==> flow/design.v <==
`timescale 1ns / 1ps
module magnitude_wrapper(
	input aclk,
	input aresetn,
	input s_i_data_valid,
	output reg s_o_data_ready,
	input [31:0] s_i_data,
	output reg m_o_data_valid,
	input m_i_data_ready,
	output reg [31:0] m_o_data
    );
	reg [31:0] o_data_temp;
	reg [15:0] data_real;
	reg [15:0] data_imag;
	reg start_calc;
	reg ack_calc;
	wire [15:0] in_real = s_i_data[15:0];
	wire [15:0] in_imag = s_i_data[31:16];
	always @ (posedge aclk)
		begin
			if (aresetn == 0) begin
				s_o_data_ready <= 1'b0;
				start_calc <= 1'b0;
			end
			if (ack_calc == 1'b1) begin
				start_calc <= 0;
			end
			if ( (s_i_data_valid == 1'b1) && (ack_calc == 0)) begin
				if (in_real[15] == 1'b1)
					data_real <= ~in_real + 16'd1;
				else
					data_real <= in_real;
				if (in_imag[15] == 1'b1)
					data_imag <= ~in_imag + 16'd1;
				else
					data_imag <= in_imag;
				s_o_data_ready <= 1;
				start_calc <= 1'b1;
			end
		end
	always @ (posedge aclk)
		begin
			if (aresetn == 0) begin
				ack_calc <= 0;
			end
			if (start_calc == 1'b1) begin
				ack_calc <= 1;
				o_data_temp <= data_real*data_real + data_imag*data_imag;
			end
			else begin
				ack_calc <= 0;
			end
		end
	always @ (posedge aclk)
		begin
			if (aresetn == 0) begin
				m_o_data_valid <= 1'b0;
			end
			if (m_i_data_ready == 1'b1) begin
				if (ack_calc == 0) begin
					m_o_data_valid <= 1'b0;
				end
				else begin
					m_o_data_valid <= 1'b1;
					m_o_data <= o_data_temp;
				end
			end
		end
endmodule
Reports on magnitude_wrapper
The steps from the RTL of magnitude_wrapper to its reports follow in flow order.
Lines are those of the file above, counted from 1.
Operators carry their Yosys type and port widths (W data, S select, Z words).
Cell names lack the library's common part.
{ "setup": {"design": "magnitude_wrapper", "clk_port": "aclk", "cell_library": "sky130hd", "lib_corner": "tt_025C_1v80"} }

Elaborated design
Counts by Yosys on the flattened word-level netlist (proc, flatten, opt, wreduce; memories kept). Register bits leave out memories and registers merged into their read ports (data or address). Print and check cells are left out. Cells with the same type and inputs are merged into one.
{ "op_classes": {"add_sub_neg": 3, "multipliers": 2, "equal": 2, "muxes": 7, "logic": 3, "n_reduce_logical": 2} }
{ "op_table": {"columns": ["op", "n"], "rows": [
  ["$mul A16 B16 Y32", 2],
  ["$add A16 B1 Y16 const B", 2],
  ["$not A16 Y16", 2],
  ["$add A32 B32 Y32", 1],
  ["$mux W15", 2],
  ["$mux W1", 5],
  ["$ne A2 B1 Y1 const B", 2],
  ["$reduce_and A2 Y1", 1],
  ["$logic_and A1 B1 Y1", 1],
  ["$not A1 Y1", 1]
]} }
{ "word_totals": {"reg_bits": 100, "in_bits": 36, "output_inout_bits": 34, "word_cells": 29} }

Depth
Yosys ltp: most cells in a row. Word level: on the elaborated netlist, between registers, memories and ports. Mapped: between sequential cells and ports; inverters and the memories' decode and read muxes count.
{ "depth": {"word_depth": 3, "ABC_AREA": 0, "mapped_depth": 27, "mapped_depth_nobuf": 24} }

After synthesis
The flow's flattened synthesis, as Yosys stat reports it; memories are mapped. The netlist is that of the ABC_AREA named above (0 if unset); the other value can give another one.
{ "by_type": {"columns": ["cell_type", "n", "area_total_um2"], "rows": [
  ["fa_1", 384, 7.69E+03],
  ["edfxtp_1", 97, 2.91E+03],
  ["ha_1", 195, 2439.84],
  ["inv_1", 515, 1.93E+03],
  ["and2_1", 127, 794.512],
  ["nand2_1", 133, 499.229],
  ["xnor2_1", 47, 411.645],
  ["clkbuf_1", 45, 168.912],
  ["xor2_1", 18, 157.651],
  ["a21o_1", 18, 135.13],
  ["nor2_1", 36, 135.13],
  ["o21ai_0", 25, 125.12],
  ["a21oi_1", 20, 100.096],
  ["nor2b_1", 10, 62.56],
  ["dfxtp_1", 3, 60.058],
  ["o31ai_1", 8, 60.058],
  ["a211oi_1", 7, 52.55],
  ["nor3_1", 10, 50.048]
]} }
Other cell types: 41; their cells: 93.
{ "mapped": {"cells": 1791, "mapped_area_mm2": 0.0185415, "seq_area_mm2": 0.0029729, "ffs": 100, "buffers": 47} }

Worst setup path after synthesis
Path of least setup slack by OpenSTA after synthesis, without wires, with an ideal clock, recovery checks aside; 20% of the period is set as input and as output delay. Where synthesis merged equal registers, the netlist keeps one of their names.
{ "synth_path": {"path_type": "reg2reg", "start": "reg data_real[4]", "end": "reg o_data_temp[30]", "clock_period_ps": 10000, "setup_ps": 261, "arrival_time_ps": 6777, "required_ps": 9739, "slack_ps": 2962, "delay_ps": 7038, "stages": 22, "n_path_buf": 1, "period_less_setup_slack_ps": 7038} }
"delay_ps" is the arrival time less input delay plus setup time.
"stages": output pins that drive a net of the path, with the launching flip-flop's if there is one; two outputs of one cell count as two.
"period_less_setup_slack_ps" is the clock period less the worst setup slack; recovery checks do not enter. This is arithmetic on one report: input and output delays are still those of the set period (20% each).
The rows between start and end are the longest chain of elaborated cells between them; the timing report does not say that the signal goes this way. Where chains are equally long, one stands for them.
Each line given opens the expression or statement behind the cell; cells for indexed reads and writes are added by Yosys, which also makes memories of some case tables.
{ "synth_via": {"path_cell_list": "edfxtp_1 clkbuf_1 nand2_1 fa_1 inv_1 fa_1 inv_1 fa_1 fa_1 inv_1 fa_1 fa_1 fa_1 fa_1 ha_1 and4_4 and2_4 nand3_4 a2111o_1 a21o_1 and4_4 a311o_1", "elab_chain_cells": 2, "cone_cells": 2, "lines_between": 1} }
{ "synth_lines": {"columns": ["item", "line_no", "text"], "rows": [
  ["start: declaration", 13, "reg [15:0] data_real;"],
  ["start: assignment", 30, "data_real <= ~in_real + 16'd1;"],
  ["start: assignment", 32, "data_real <= in_real;"],
  ["$mul A16 B16 Y32", 48, "o_data_temp <= data_real*data_real + data_imag*data_imag;"],
  ["$add A32 B32 Y32", 48, null],
  ["end: assignment", 48, null],
  ["end: declaration", 12, "reg [31:0] o_data_temp;"]
]} }

Timing after layout
Path of least setup slack in the final report of run 1 (OpenROAD, finished layout, wires in). Where an end is a register, its clock arrival counts in the times.
The path's times are printed in steps of 10 ps; the period is the one set.
{ "layout_path": {"path_type": "reg2reg", "start": "reg data_real[4]", "end": "reg o_data_temp[25]", "clock_period_ps": 10000, "setup_ps": 190, "arrival_time_ps": 8580, "required_ps": 10190, "slack_ps": 1610, "stages": 22, "n_path_buf": 1} }
The rows between start and end are the longest chain of elaborated cells between them; the timing report does not say that the signal goes this way. Where chains are equally long, one stands for them.
{ "layout_via": {"path_cell_list": "edfxtp_1 clkbuf_1 nand2_1 fa_1 inv_1 fa_1 inv_1 fa_1 fa_1 inv_1 fa_1 fa_1 fa_1 fa_1 ha_1 a21oi_1 o21ai_0 and3_1 o41ai_1 a21boi_0 or3_1 o2111ai_1", "elab_chain_cells": 2, "cone_cells": 2, "lines_between": 1} }
{ "layout_lines": {"columns": ["item", "line_no", "text"], "rows": [
  ["start: declaration", 13, "reg [15:0] data_real;"],
  ["start: assignment", 30, "data_real <= ~in_real + 16'd1;"],
  ["start: assignment", 32, "data_real <= in_real;"],
  ["$mul A16 B16 Y32", 48, "o_data_temp <= data_real*data_real + data_imag*data_imag;"],
  ["$add A32 B32 Y32", 48, null],
  ["end: assignment", 48, null],
  ["end: declaration", 12, "reg [31:0] o_data_temp;"]
]} }

Memo
Re: implementation data of magnitude_wrapper

2 stored runs of magnitude_wrapper in the flow (synthesis by Yosys, layout by OpenROAD, sky130hd cells), in arbitrary order. Constraints: input delay and output delay 20% of the set period each, output load 0.01 pF.
"clock_period_reached_ps" means the clock period less the worst setup slack. The figure is calculated, with input and output delays left at 20% of the set period.
"worst_path_allowed_less_slack_ps" means the part of the period allowed to the worst setup path (the constraints hold back 20% at inputs and 20% at outputs) less its slack; where the path has registers, the arrival times of their clocks count too.
"worst_path_allowed_less_slack_ps" is known to 10 ps.

Run 1
==> flow/run.sh <==
#!/bin/bash
# the make line also repeats the synthesis and layout settings of config.mk as NAME=value (left out here)
make -C /OpenROAD-flow-scripts/flow DESIGN_CONFIG=/design/flow/config.mk WORK_HOME=/design/flow/orfs CLKGATE_MAP_FILE= finish
==> flow/config.mk <==
export PLATFORM = sky130hd
export DESIGN_NAME = magnitude_wrapper
export DESIGN_NICKNAME = magnitude_wrapper
export VERILOG_FILES = /design/flow/design.v
export SDC_FILE = /design/flow/constraint.sdc
export NUM_CORES = 4
export LEC_CHECK = 0
export CAP_MARGIN = 20
export CORE_ASPECT_RATIO = 1.32
export CORE_MARGIN = 9
export CORE_UTILIZATION = 40
export CTS_CLUSTER_DIAMETER = 97
export GPL_TIMING_DRIVEN = 0
export MIN_ROUTING_LAYER = met2
export SLEW_MARGIN = 20
==> flow/constraint.sdc <==
create_clock -name core_clock -period 10.0 [get_ports {aclk}]
set_input_delay 2.0000 -clock core_clock [delete_from_list [all_inputs] [get_ports {aclk}]]
set_output_delay 2.0000 -clock core_clock [all_outputs]
set_load 0.01 [all_outputs]

==> results of run 1, as JSON <==
{
  "final_cell_area_mm2": 0.0203683,
  "setup_tns_ps": 0,
  "clock_period_reached_ps": 8388,
  "worstSetupSlack_ps": 1612,
  "worst_path_allowed_less_slack_ps": 8390,
  "worst_setup_path_type": "reg2reg",
  "final_die_area_mm2": 0.0545036,
  "synthArea_mm2": 0.0185415
}

Run 2
==> flow/run.sh <==
#!/bin/bash
# the make line also repeats the synthesis and layout settings of config.mk as NAME=value (left out here)
make -C /OpenROAD-flow-scripts/flow DESIGN_CONFIG=/design/flow/config.mk WORK_HOME=/design/flow/orfs CLKGATE_MAP_FILE= finish
==> flow/config.mk <==
export PLATFORM = sky130hd
export DESIGN_NAME = magnitude_wrapper
export DESIGN_NICKNAME = magnitude_wrapper
export VERILOG_FILES = /design/flow/design.v
export SDC_FILE = /design/flow/constraint.sdc
export NUM_CORES = 4
export LEC_CHECK = 0
export CAP_MARGIN = 20
export CORE_ASPECT_RATIO = 1.32
export CORE_MARGIN = 9
export CORE_UTILIZATION = 17
export CTS_CLUSTER_DIAMETER = 97
export CTS_CLUSTER_SIZE = 35
export GPL_ROUTABILITY_DRIVEN = 0
export GPL_TIMING_DRIVEN = 1
export MAX_ROUTING_LAYER = met4
export MIN_ROUTING_LAYER = met2
export SLEW_MARGIN = 20
export TNS_END_PERCENT = 5
==> flow/constraint.sdc <==
create_clock -name core_clock -period 11.2 [get_ports {aclk}]
set_input_delay 2.2400 -clock core_clock [delete_from_list [all_inputs] [get_ports {aclk}]]
set_output_delay 2.2400 -clock core_clock [all_outputs]
set_load 0.01 [all_outputs]

==> results of run 2, as JSON <==
{
  "final_cell_area_mm2": 0.0212204,
  "setup_tns_ps": 0,
  "clock_period_reached_ps": 8196,
  "worstSetupSlack_ps": 3004,
  "worst_path_allowed_less_slack_ps": 8200,
  "worst_setup_path_type": "reg2reg",
  "final_die_area_mm2": 0.121397,
  "synthArea_mm2": 0.0185415
}
